==> flow/design.v <==
`timescale 1ns / 1ps
module button_debounce (
    input clk,        
    input rst,        
    input button_in,  
    output reg button_out  
);
    parameter integer DEBOUNCE_TIME = 200; 
    reg [19:0] counter;
    reg button_state;
    always @(posedge clk or posedge rst) begin
        if (rst) begin
            counter <= 0;
            button_state <= 0;
            button_out <= 0;
        end else begin
            if (button_in != button_state) begin
                counter <= counter + 1;
                if (counter >= DEBOUNCE_TIME) begin
                    button_state <= button_in;
                    button_out <= button_in;
                    counter <= 0;
                end
            end else begin
                counter <= 0;
            end
        end
    end
endmodule
`timescale 1ns / 1ps
module operatorremainder(
    input [35:0] n,
    output reg is_multiple
);
	parameter DIVISOR = 20000;
	reg [35:0] temp;
	reg [35:0] quotient;
	reg [35:0] remainder;
	integer i;
	always @(*) begin
        temp = n;
        quotient = 0;
        remainder = 0;
        for (i = 35; i >= 0; i = i - 1) begin
            quotient = (quotient << 1) | (temp[i] ? 1'b1 : 1'b0);
            if (quotient >= DIVISOR) begin
                quotient = quotient - DIVISOR;
                remainder = (remainder << 1) | 1'b1;
            end else begin
                remainder = (remainder << 1);
            end
        end
        is_multiple = (quotient == 0);
    end
endmodule
`timescale 1ns / 1ps
module ClockTest(
	input clk,
	input rst,
	input btn,
	output reg [6:0] seg,  
	output reg [3:0] an,
	output reg buttons_pressed, 
	output reg buttons_released 
);
	wire is_divisible;  
   reg [7:0] counter;  
   reg [35:0] cnt;	 
   wire buttons_out;
	reg buttons_out_prev;
   wire [6:0] segments [15:0];  
	reg [3:0] ones;  
   reg [3:0] tens;  
	reg [3:0] s_ones;  
	reg [3:0] s_tens;  
   reg [6:0] refresh_counter;  
   reg refresh_flag;	 
   reg [7:0] clk_display;  
      assign segments[0] = 7'b1000000;   
      assign segments[1] = 7'b1111001;   
      assign segments[2] = 7'b0100100;   
      assign segments[3] = 7'b0110000;   
      assign segments[4] = 7'b0011001;   
      assign segments[5] = 7'b0010010;   
      assign segments[6] = 7'b0000010;   
      assign segments[7] = 7'b1111000;   
      assign segments[8] = 7'b0000000;   
      assign segments[9] = 7'b0010000;   
      assign segments[10] = 7'b0001000;  
      assign segments[11] = 7'b0000011;  
      assign segments[12] = 7'b1000110;  
      assign segments[13] = 7'b0100001;  
      assign segments[14] = 7'b0000110;  
      assign segments[15] = 7'b0001110;  
   button_debounce debounce (
		.clk(clk),
		.rst(rst),
		.button_in(btn),
		.button_out(buttons_out)
   );
   operatorremainder remainder (
        .n(cnt),
        .is_multiple(is_divisible)
    );
   always @ (posedge clk or posedge rst) begin
      if (rst) begin  
         cnt <= 0;
         counter <= 0;
			ones <= 0;
			tens <= 0;
			s_ones <= 0;
			s_tens <= 0;
			clk_display <= 0;
			buttons_out_prev <= 0;
			buttons_pressed <= 0;
			buttons_released <= 0;
      end else begin
			if(cnt == 1_200_000 -1) begin 
				cnt <= 0;
				ones <= 0;
				tens <= 0;
				s_ones <= 0;
				s_tens <= 0;
				clk_display <= 0;
			end else begin
			if (is_divisible) begin 
				if(clk_display == 60) begin
					s_ones <= 0;
					s_tens <= 0;
				end else begin
					clk_display <= clk_display+1;
					if(s_ones == 9) begin
						s_ones <= 0;
						s_tens <= s_tens + 1;
					end else begin
						s_ones <= s_ones + 1;
					end
				end
			end
			buttons_out_prev <= buttons_out;
			buttons_pressed <= (buttons_out & ~buttons_out_prev);	  
			buttons_released <= (~buttons_out & buttons_out_prev);  
			if (buttons_pressed) begin
				if (ones == 9) begin
					ones <= 0;
					if (tens == 9) begin
						tens <= 0;
					end else begin
						tens <= tens + 1;
					end
				end else begin
				ones <= ones + 1;
				end
			end
			cnt <= cnt + 1;
         end   
      end
   end
	always @(posedge clk or posedge rst) begin
		if (rst) begin
			refresh_counter <= 0;
			refresh_flag <= 0;
		end else begin
		refresh_counter <= refresh_counter + 1;
		if (refresh_counter == 250) begin   
			refresh_counter <= 0;
			refresh_flag <= ~refresh_flag;
		end
		end
	end
	always @(posedge clk or posedge rst) begin
		if (rst) begin
			seg <= 7'b1111111;
			an <= 4'b1111;
		end else
		case (refresh_counter[6:5])
			2'b00: begin
				seg <= segments[ones];
				an <= 4'b1110; 
			end
			2'b01: begin
				seg <= segments[tens];
				an <= 4'b1101; 
			end
				2'b10: begin
				seg <= segments[s_ones];
				an <= 4'b1011; 
			end
				2'b11: begin
				seg <= segments[s_tens];
				an <= 4'b0111; 
			end
		endcase
end
endmodule
== Tool chain data of ClockTest ==
What the tools print for ClockTest, step after step.
Line numbers count from 1 in the design file above.
Cell names lack the library's common part.
Not given: n/a

* Top module: ClockTest
* Clock port: clk
* Standard-cell library: sky130hd
* Library corner: tt_025C_1v80

== Elaborated design ==
Counts by Yosys on the flattened word-level netlist (proc, flatten, opt, wreduce; memories kept). Register bits leave out memories and registers merged into their read ports (data or address). Print and check cells are left out. Cells with the same type and inputs are merged into one.

* Reduce/logical cells: 14
* Multiply operators: 0
* Equal/unequal tests: 67
* $lt $le $gt $ge: 37
* Div/mod/pow operators: 0
* Shifts and indexed selects: 0
* Add/subtract/negate cells: 44
* Bitwise operators: 39
* Mux-type cells: 99

{| class="wikitable"
|+ Operators by type and width
! operator !! number
|-
| 36-bit by 1-bit OR with 36-bit output || 35
|-
| 36-bit by 15-bit greater-or-equal comparator with 1-bit output (second input constant) || 35
|-
| 35-bit 2-to-1 mux || 35
|-
| 35-bit by 15-bit subtractor with 35-bit output (second input constant) || 34
|-
| 7-bit parallel mux with 16-bit select || 4
|-
| 4-bit == test (second input constant) || 32
|-
| 36-bit 2-to-1 mux || 2
|-
| 4-bit by 3-bit == test with 1-bit output (second input constant) || 16
|-
| 4-bit 2-to-1 mux || 15
|-
| 20-bit 2-to-1 mux || 2
|-
| 36-bit by 1-bit adder with 36-bit output (second input constant) || 1
|-
| 36-bit by 15-bit subtractor with 36-bit output (second input constant) || 1
|-
| 36-bit by 21-bit == test with 1-bit output (second input constant) || 1
|-
| 36-bit zero test || 1
|-
| 1-bit 2-to-1 mux || 36
|-
| 4-bit by 2-bit == test with 1-bit output (second input constant) || 8
|-
| 7-bit parallel mux with 4-bit select || 1
|-
| 8-bit 2-to-1 mux || 3
|-
| 20-bit by 1-bit adder with 20-bit output (second input constant) || 1
|-
| 20-bit by 8-bit greater-or-equal comparator with 1-bit output (second input constant) || 1
|-
| 1-bit by 15-bit subtractor with 16-bit output (second input constant) || 1
|-
| 4-bit by 1-bit adder with 4-bit output (second input constant) || 4
|-
| 4-bit by 1-bit == test with 1-bit output (second input constant) || 4
|-
| 4-bit zero test || 4
|-
| 4-bit parallel mux with 4-bit select || 1
|-
| 1-bit by 15-bit greater-or-equal comparator with 1-bit output (second input constant) || 1
|-
| 2-bit AND reduction || 4
|-
| 8-bit by 1-bit adder with 8-bit output (second input constant) || 1
|}

Other operator kinds: 11; their cells: 16.

* Input bits: 3
* Flip-flop bits (word level): 102
* Word-level cells: 314
* Output and inout port bits: 13
* RAM bits: 0
* Bits in latches: 0
* Memories: 0
* Word width x clocked read ports: 0
* ROM bits: 0

== Logic depth ==
Yosys ltp: most cells in a row. Word level: on the elaborated netlist, between registers, memories and ports. Mapped: between sequential cells and ports; inverters and the memories' decode and read muxes count.

* Depth in word-level cells: 111
* ABC_AREA: 0
* Gate-level depth with buffers: 166
* Mapped depth without buffers: 130

== Mapped cells and area ==
The flow's flattened synthesis, as Yosys stat reports it; memories are mapped. The netlist is that of the ABC_AREA named above (0 if unset); the other value can give another one.
The area totals of this step are shown rounded.

{| class="wikitable"
|+ Cells by type
! cell type !! number !! area in all (um^2)
|-
| xnor2_1 || 309 || 2.71E+03
|-
| dfrtp_1 || 91 || 2.28E+03
|-
| nand2_1 || 389 || 1460.15
|-
| nor2_1 || 348 || 1.31E+03
|-
| a21oi_1 || 228 || 1.14E+03
|-
| nand3_1 || 200 || 1000.96
|-
| xor2_1 || 111 || 972.182
|-
| mux2i_1 || 93 || 930.893
|-
| nor3_1 || 149 || 745.715
|-
| o21ai_0 || 149 || 745.715
|-
| a31oi_1 || 112 || 700.672
|-
| nor4_1 || 92 || 575.552
|-
| nand4_1 || 90 || 563.04
|-
| and3_1 || 87 || 544.272
|-
| a211oi_1 || 64 || 480.461
|-
| clkbuf_1 || 120 || 450.432
|-
| ha_1 || 36 || 450.432
|-
| o211ai_1 || 54 || 405.389
|}

Not listed: further types 129, cells in them 1547.

* Standard cells after synthesis: 4269
* Buffers: 241
* Sequential area: 2566 um^2
* Flip-flops: 102
* Chip area (Yosys): 30110 um^2

The figures by module come from a second, unflattened synthesis with its own total; it is not the netlist above.

* Cells (unflattened synthesis): 4185
* Area (unflattened synthesis): 29650 um^2

Rows give one instance, submodules left out.

{| class="wikitable"
|+ By module
! module !! seq. area (um^2) !! cells !! instances !! area (um^2)
|-
| operatorremainder || 0.0 || 3611 || 1 || 24230
|-
| ClockTest || 2041 || 516 || 1 || 4609
|-
| button_debounce || 525.5 || 58 || 1 || 808.3
|}

== Path before layout ==
OpenSTA on the mapped netlist: ideal clock, no wires. The path of least setup slack (recovery checks aside). Input and output delay are each 20% of the period. Register names are those of the netlist, which keeps one name where synthesis merged equal registers.

* Kind: register to register
* From: reg cnt[29]
* To: reg s_tens[3]
* Stages: 157
* Launch time at the first pin: 0.000 ns
* Delay of the path: 35.534 ns
* Data required time: 49.922 ns
* Period: 50.0 ns
* Arrival: 35.456 ns
* Buffers on the path: 31
* Slack: 14.466 ns
* Setup time: 0.078 ns
* Synthesis period reached: 35.534 ns

"delay of the path" = arrival - input delay + setup time.
"stages": output pins that drive a net of the path, with the launching flip-flop's if there is one; two outputs of one cell count as two.
"synthesis period reached" = period - worst setup slack (recovery checks aside). The figure is calculated, with input and output delays left at 20% of the set period.
Between the ends stands the longest chain of elaborated cells between them, by number of cells; it is not shown to be the way that was timed. Of several equally long chains one is given.
A line is the first line of the expression or statement that the cell stems from. Yosys adds cells for indexed reads and writes and turns some case tables into memories.
A register here has more assigning lines than the two given.

* Cell sequence: dfrtp_1 -> buf_4 -> or4_1 -> buf_6 -> a21boi_4 -> inv_1 -> ha_1 -> o21ai_0 -> and3_1 -> o211ai_2 -> a21oi_1 -> buf_2 -> xnor2_1 -> inv_1 -> ha_1 -> nand2_1 -> nor3_1 -> a31o_2 -> [... 121 more ...] -> o32a_1 -> or4_1 -> or4b_1 -> and3_1 -> buf_6 -> buf_6 -> a211oi_1 -> xor2_1 -> or3b_2 -> nor4_4 -> a21oi_1 -> a2111oi_1 -> xnor2_1 -> or4_1 -> or3_1 -> buf_2 -> or4_1 -> a21oi_1
* Length of the longest elaborated chain: 94

{| class="wikitable"
|+ RTL lines, path post-synthesis
! what !! line !! source
|-
| start, declared || 68 || <nowiki>reg [35:0] cnt;</nowiki>
|-
| start, assigned || 107 || <nowiki>cnt <= 0;</nowiki>
|-
| start, assigned || 155 || <nowiki>cnt <= cnt + 1;</nowiki>
|-
| 1-bit 2-to-1 mux || 45 || <nowiki>quotient = (quotient << 1) | (temp[i] ? 1'b1 : 1'b0);</nowiki>
|-
| 36-bit by 1-bit OR with 36-bit output || 45 ||
|-
| 35-bit by 15-bit subtractor with 35-bit output || 47 || <nowiki>quotient = quotient - DIVISOR;</nowiki>
|-
| 35-bit 2-to-1 mux || 46 || <nowiki>if (quotient >= DIVISOR) begin</nowiki>
|-
| 36-bit by 1-bit OR with 36-bit output || 45 ||
|-
| 36-bit by 15-bit greater-or-equal comparator with 1-bit output || 46 ||
|-
| 35-bit 2-to-1 mux || 46 ||
|-
| [... 80 more ...] || n/a ||
|-
| 35-bit 2-to-1 mux || 46 ||
|-
| 36-bit by 1-bit OR with 36-bit output || 45 ||
|-
| 36-bit by 15-bit greater-or-equal comparator with 1-bit output || 46 ||
|-
| 36-bit 2-to-1 mux || 46 ||
|-
| 36-bit zero test || 53 || <nowiki>is_multiple = (quotient == 0);</nowiki>
|-
| 4-bit 2-to-1 mux || 126 || <nowiki>if (is_divisible) begin</nowiki>
|-
| 4-bit 2-to-1 mux || 118 || <nowiki>if(cnt == 1_200_000 -1) begin</nowiki>
|-
| end, assigned || 123 || <nowiki>s_tens <= 0;</nowiki>
|-
| end, assigned || 134 || <nowiki>s_tens <= s_tens + 1;</nowiki>
|-
| end, declared || 75 || <nowiki>reg [3:0] s_tens;</nowiki>
|}

== Path in the finished layout ==
From the final timing report of flow run 1: the path of least setup slack in the routed layout; clock arrival at registers is part of the times.

* Kind: register to register
* From: reg cnt[28]
* To: reg clk_display[6]
* Setup time: 0.07 ns
* Launch time at the first pin: 0.37 ns
* Slack: 12.84 ns
* Buffers on the path: 2
* Stages: 114
* Data required time: 57.09 ns
* Period: 56.8 ns
* Arrival: 44.24 ns

Between the ends stands the longest chain of elaborated cells between them, by number of cells; it is not shown to be the way that was timed. Of several equally long chains one is given.
A register here has more assigning lines than the two given.

* Cell sequence: dfrtp_1 -> or4_1 -> a21boi_4 -> inv_1 -> ha_1 -> o21ai_1 -> and4_4 -> a21o_1 -> mux2i_1 -> o311ai_4 -> a21oi_4 -> xnor2_1 -> ha_1 -> o21ai_0 -> nand2_1 -> nor3b_1 -> o31ai_1 -> a21oi_1 -> [... 78 more ...] -> nand4_1 -> and3_1 -> and2_1 -> o32a_1 -> or4_1 -> or4b_1 -> and3_1 -> a2111oi_0 -> xor2_1 -> nand4bb_1 -> or4_1 -> a21oi_1 -> a2111oi_1 -> xnor2_1 -> or4_1 -> or3_1 -> or4_1 -> a21oi_1
* Length of the longest elaborated chain: 91

{| class="wikitable"
|+ RTL lines, path post-layout
! what !! line !! source
|-
| start, declared || 68 || <nowiki>reg [35:0] cnt;</nowiki>
|-
| start, assigned || 107 || <nowiki>cnt <= 0;</nowiki>
|-
| start, assigned || 155 || <nowiki>cnt <= cnt + 1;</nowiki>
|-
| 1-bit 2-to-1 mux || 45 || <nowiki>quotient = (quotient << 1) | (temp[i] ? 1'b1 : 1'b0);</nowiki>
|-
| 36-bit by 1-bit OR with 36-bit output || 45 ||
|-
| 35-bit by 15-bit subtractor with 35-bit output || 47 || <nowiki>quotient = quotient - DIVISOR;</nowiki>
|-
| 35-bit 2-to-1 mux || 46 || <nowiki>if (quotient >= DIVISOR) begin</nowiki>
|-
| 36-bit by 1-bit OR with 36-bit output || 45 ||
|-
| 36-bit by 15-bit greater-or-equal comparator with 1-bit output || 46 ||
|-
| 35-bit 2-to-1 mux || 46 ||
|-
| [... 77 more ...] || n/a ||
|-
| 35-bit 2-to-1 mux || 46 ||
|-
| 36-bit by 1-bit OR with 36-bit output || 45 ||
|-
| 36-bit by 15-bit greater-or-equal comparator with 1-bit output || 46 ||
|-
| 36-bit 2-to-1 mux || 46 ||
|-
| 36-bit zero test || 53 || <nowiki>is_multiple = (quotient == 0);</nowiki>
|-
| 8-bit 2-to-1 mux || 126 || <nowiki>if (is_divisible) begin</nowiki>
|-
| 8-bit 2-to-1 mux || 118 || <nowiki>if(cnt == 1_200_000 -1) begin</nowiki>
|-
| end, assigned || 113 || <nowiki>clk_display <= 0;</nowiki>
|-
| end, assigned || 131 || <nowiki>clk_display <= clk_display+1;</nowiki>
|-
| end, declared || 78 || <nowiki>reg [7:0] clk_display;</nowiki>
|}

Subject: flow runs of ClockTest

Hi,

Flow measurements of ClockTest on sky130hd: 5 stored runs with different settings, listed in no order. Input and output delays are each 20% of the period that was set; the output load is 0.01 pF.
"period achieved" means the clock period less the worst setup slack. The figure is calculated, with input and output delays left at 20% of the set period.
By "time of the worst setup path" is meant the share of the clock period that the worst setup path is allowed (20% is reserved at inputs, 20% at outputs), minus its slack. Clock arrival times at its registers enter into it.
"total design power" is the tool's figure for a default switching activity; nothing was simulated.
Values from the reports are rounded here.

=== Flow run 1 ===
{| class="wikitable"
! Setting !! Value
|-
| CORE_MARGIN || 10
|-
| CORE_UTILIZATION || 34
|-
| PLACE_DENSITY_LB_ADDON || 0.23
|-
| SETUP_SLACK_MARGIN || 2.49
|-
| period_ns || 56.8
|-
| CAP_MARGIN || 20
|-
| SLEW_MARGIN || 20
|-
! Result !! Value
|-
| Standard-cell area of the final layout || 31220 um^2
|-
| Setup slack of the worst path || 12.84 ns
|-
| Time of the worst setup path || 43.96 ns
|-
| Kind of the worst setup path || register to register
|-
| Total die area || 100900 um^2
|-
| Total negative setup slack || 0.000 ns
|-
| Total design power || 0.000184 W
|-
| Yosys chip area after synthesis || 30110 um^2
|-
| Worst hold slack after layout || 0.474 ns
|-
| Period achieved || 43.959 ns
|-
| Utilization of the finished layout || 35.4%
|}

=== Flow run 2 ===
{| class="wikitable"
! Setting !! Value
|-
| CORE_UTILIZATION || 18
|-
| period_ns || 46.0
|-
| CAP_MARGIN || 20
|-
| CORE_MARGIN || 2
|-
| SLEW_MARGIN || 20
|-
! Result !! Value
|-
| Standard-cell area of the final layout || 32630 um^2
|-
| Setup slack of the worst path || 2.678 ns
|-
| Time of the worst setup path || 43.32 ns
|-
| Kind of the worst setup path || register to register
|-
| Total die area || 170600 um^2
|-
| Total negative setup slack || 0.000 ns
|-
| Total design power || 0.000221 W
|-
| Yosys chip area after synthesis || 30110 um^2
|-
| Worst hold slack after layout || 0.469 ns
|-
| Period achieved || 43.322 ns
|-
| Utilization of the finished layout || 19.6%
|}

=== Flow run 3 ===
{| class="wikitable"
! Setting !! Value
|-
| CAP_MARGIN || 10
|-
| CORE_UTILIZATION || 40
|-
| PLACE_DENSITY_LB_ADDON || 0.27
|-
| TNS_END_PERCENT || 90
|-
| period_ns || 50
|-
| CORE_MARGIN || 2
|-
| SLEW_MARGIN || 20
|-
! Result !! Value
|-
| Standard-cell area of the final layout || 31000 um^2
|-
| Setup slack of the worst path || 6.159 ns
|-
| Time of the worst setup path || 43.84 ns
|-
| Kind of the worst setup path || register to register
|-
| Total die area || 77490 um^2
|-
| Total negative setup slack || 0.000 ns
|-
| Total design power || 0.0002119 W
|-
| Yosys chip area after synthesis || 30110 um^2
|-
| Worst hold slack after layout || 0.477 ns
|-
| Period achieved || 43.841 ns
|-
| Utilization of the finished layout || 41.6%
|}

=== Flow run 4 ===
{| class="wikitable"
! Setting !! Value
|-
| CAP_MARGIN || 25
|-
| CELL_PAD_IN_SITES_DETAIL_PLACEMENT || 0
|-
| CELL_PAD_IN_SITES_GLOBAL_PLACEMENT || 0
|-
| CORE_MARGIN || 10
|-
| CORE_UTILIZATION || 64
|-
| CTS_CLUSTER_DIAMETER || 236
|-
| CTS_CLUSTER_SIZE || 24
|-
| GPL_ROUTABILITY_DRIVEN || 0
|-
| GPL_TIMING_DRIVEN || 0
|-
| HOLD_SLACK_MARGIN || 0.19
|-
| PLACE_DENSITY_LB_ADDON || 0.11
|-
| TNS_END_PERCENT || 75
|-
| period_ns || 55.3
|-
| SLEW_MARGIN || 20
|-
! Result !! Value
|-
| Standard-cell area of the final layout || 31430 um^2
|-
| Setup slack of the worst path || 9.206 ns
|-
| Time of the worst setup path || 46.09 ns
|-
| Kind of the worst setup path || register to register
|-
| Total die area || 56130 um^2
|-
| Total negative setup slack || 0.000 ns
|-
| Total design power || 0.0001884 W
|-
| Yosys chip area after synthesis || 30110 um^2
|-
| Worst hold slack after layout || 0.480 ns
|-
| Period achieved || 46.094 ns
|-
| Utilization of the finished layout || 67.5%
|}

=== Flow run 5 ===
{| class="wikitable"
! Setting !! Value
|-
| CORE_UTILIZATION || 40
|-
| period_ns || 50
|-
| CAP_MARGIN || 20
|-
| CORE_MARGIN || 2
|-
| SLEW_MARGIN || 20
|-
! Result !! Value
|-
| Standard-cell area of the final layout || 31010 um^2
|-
| Setup slack of the worst path || 5.169 ns
|-
| Time of the worst setup path || 44.83 ns
|-
| Kind of the worst setup path || register to register
|-
| Total die area || 77490 um^2
|-
| Total negative setup slack || 0.000 ns
|-
| Total design power || 0.00021 W
|-
| Yosys chip area after synthesis || 30110 um^2
|-
| Worst hold slack after layout || 0.477 ns
|-
| Period achieved || 44.831 ns
|-
| Utilization of the finished layout || 41.7%
|}

Regards
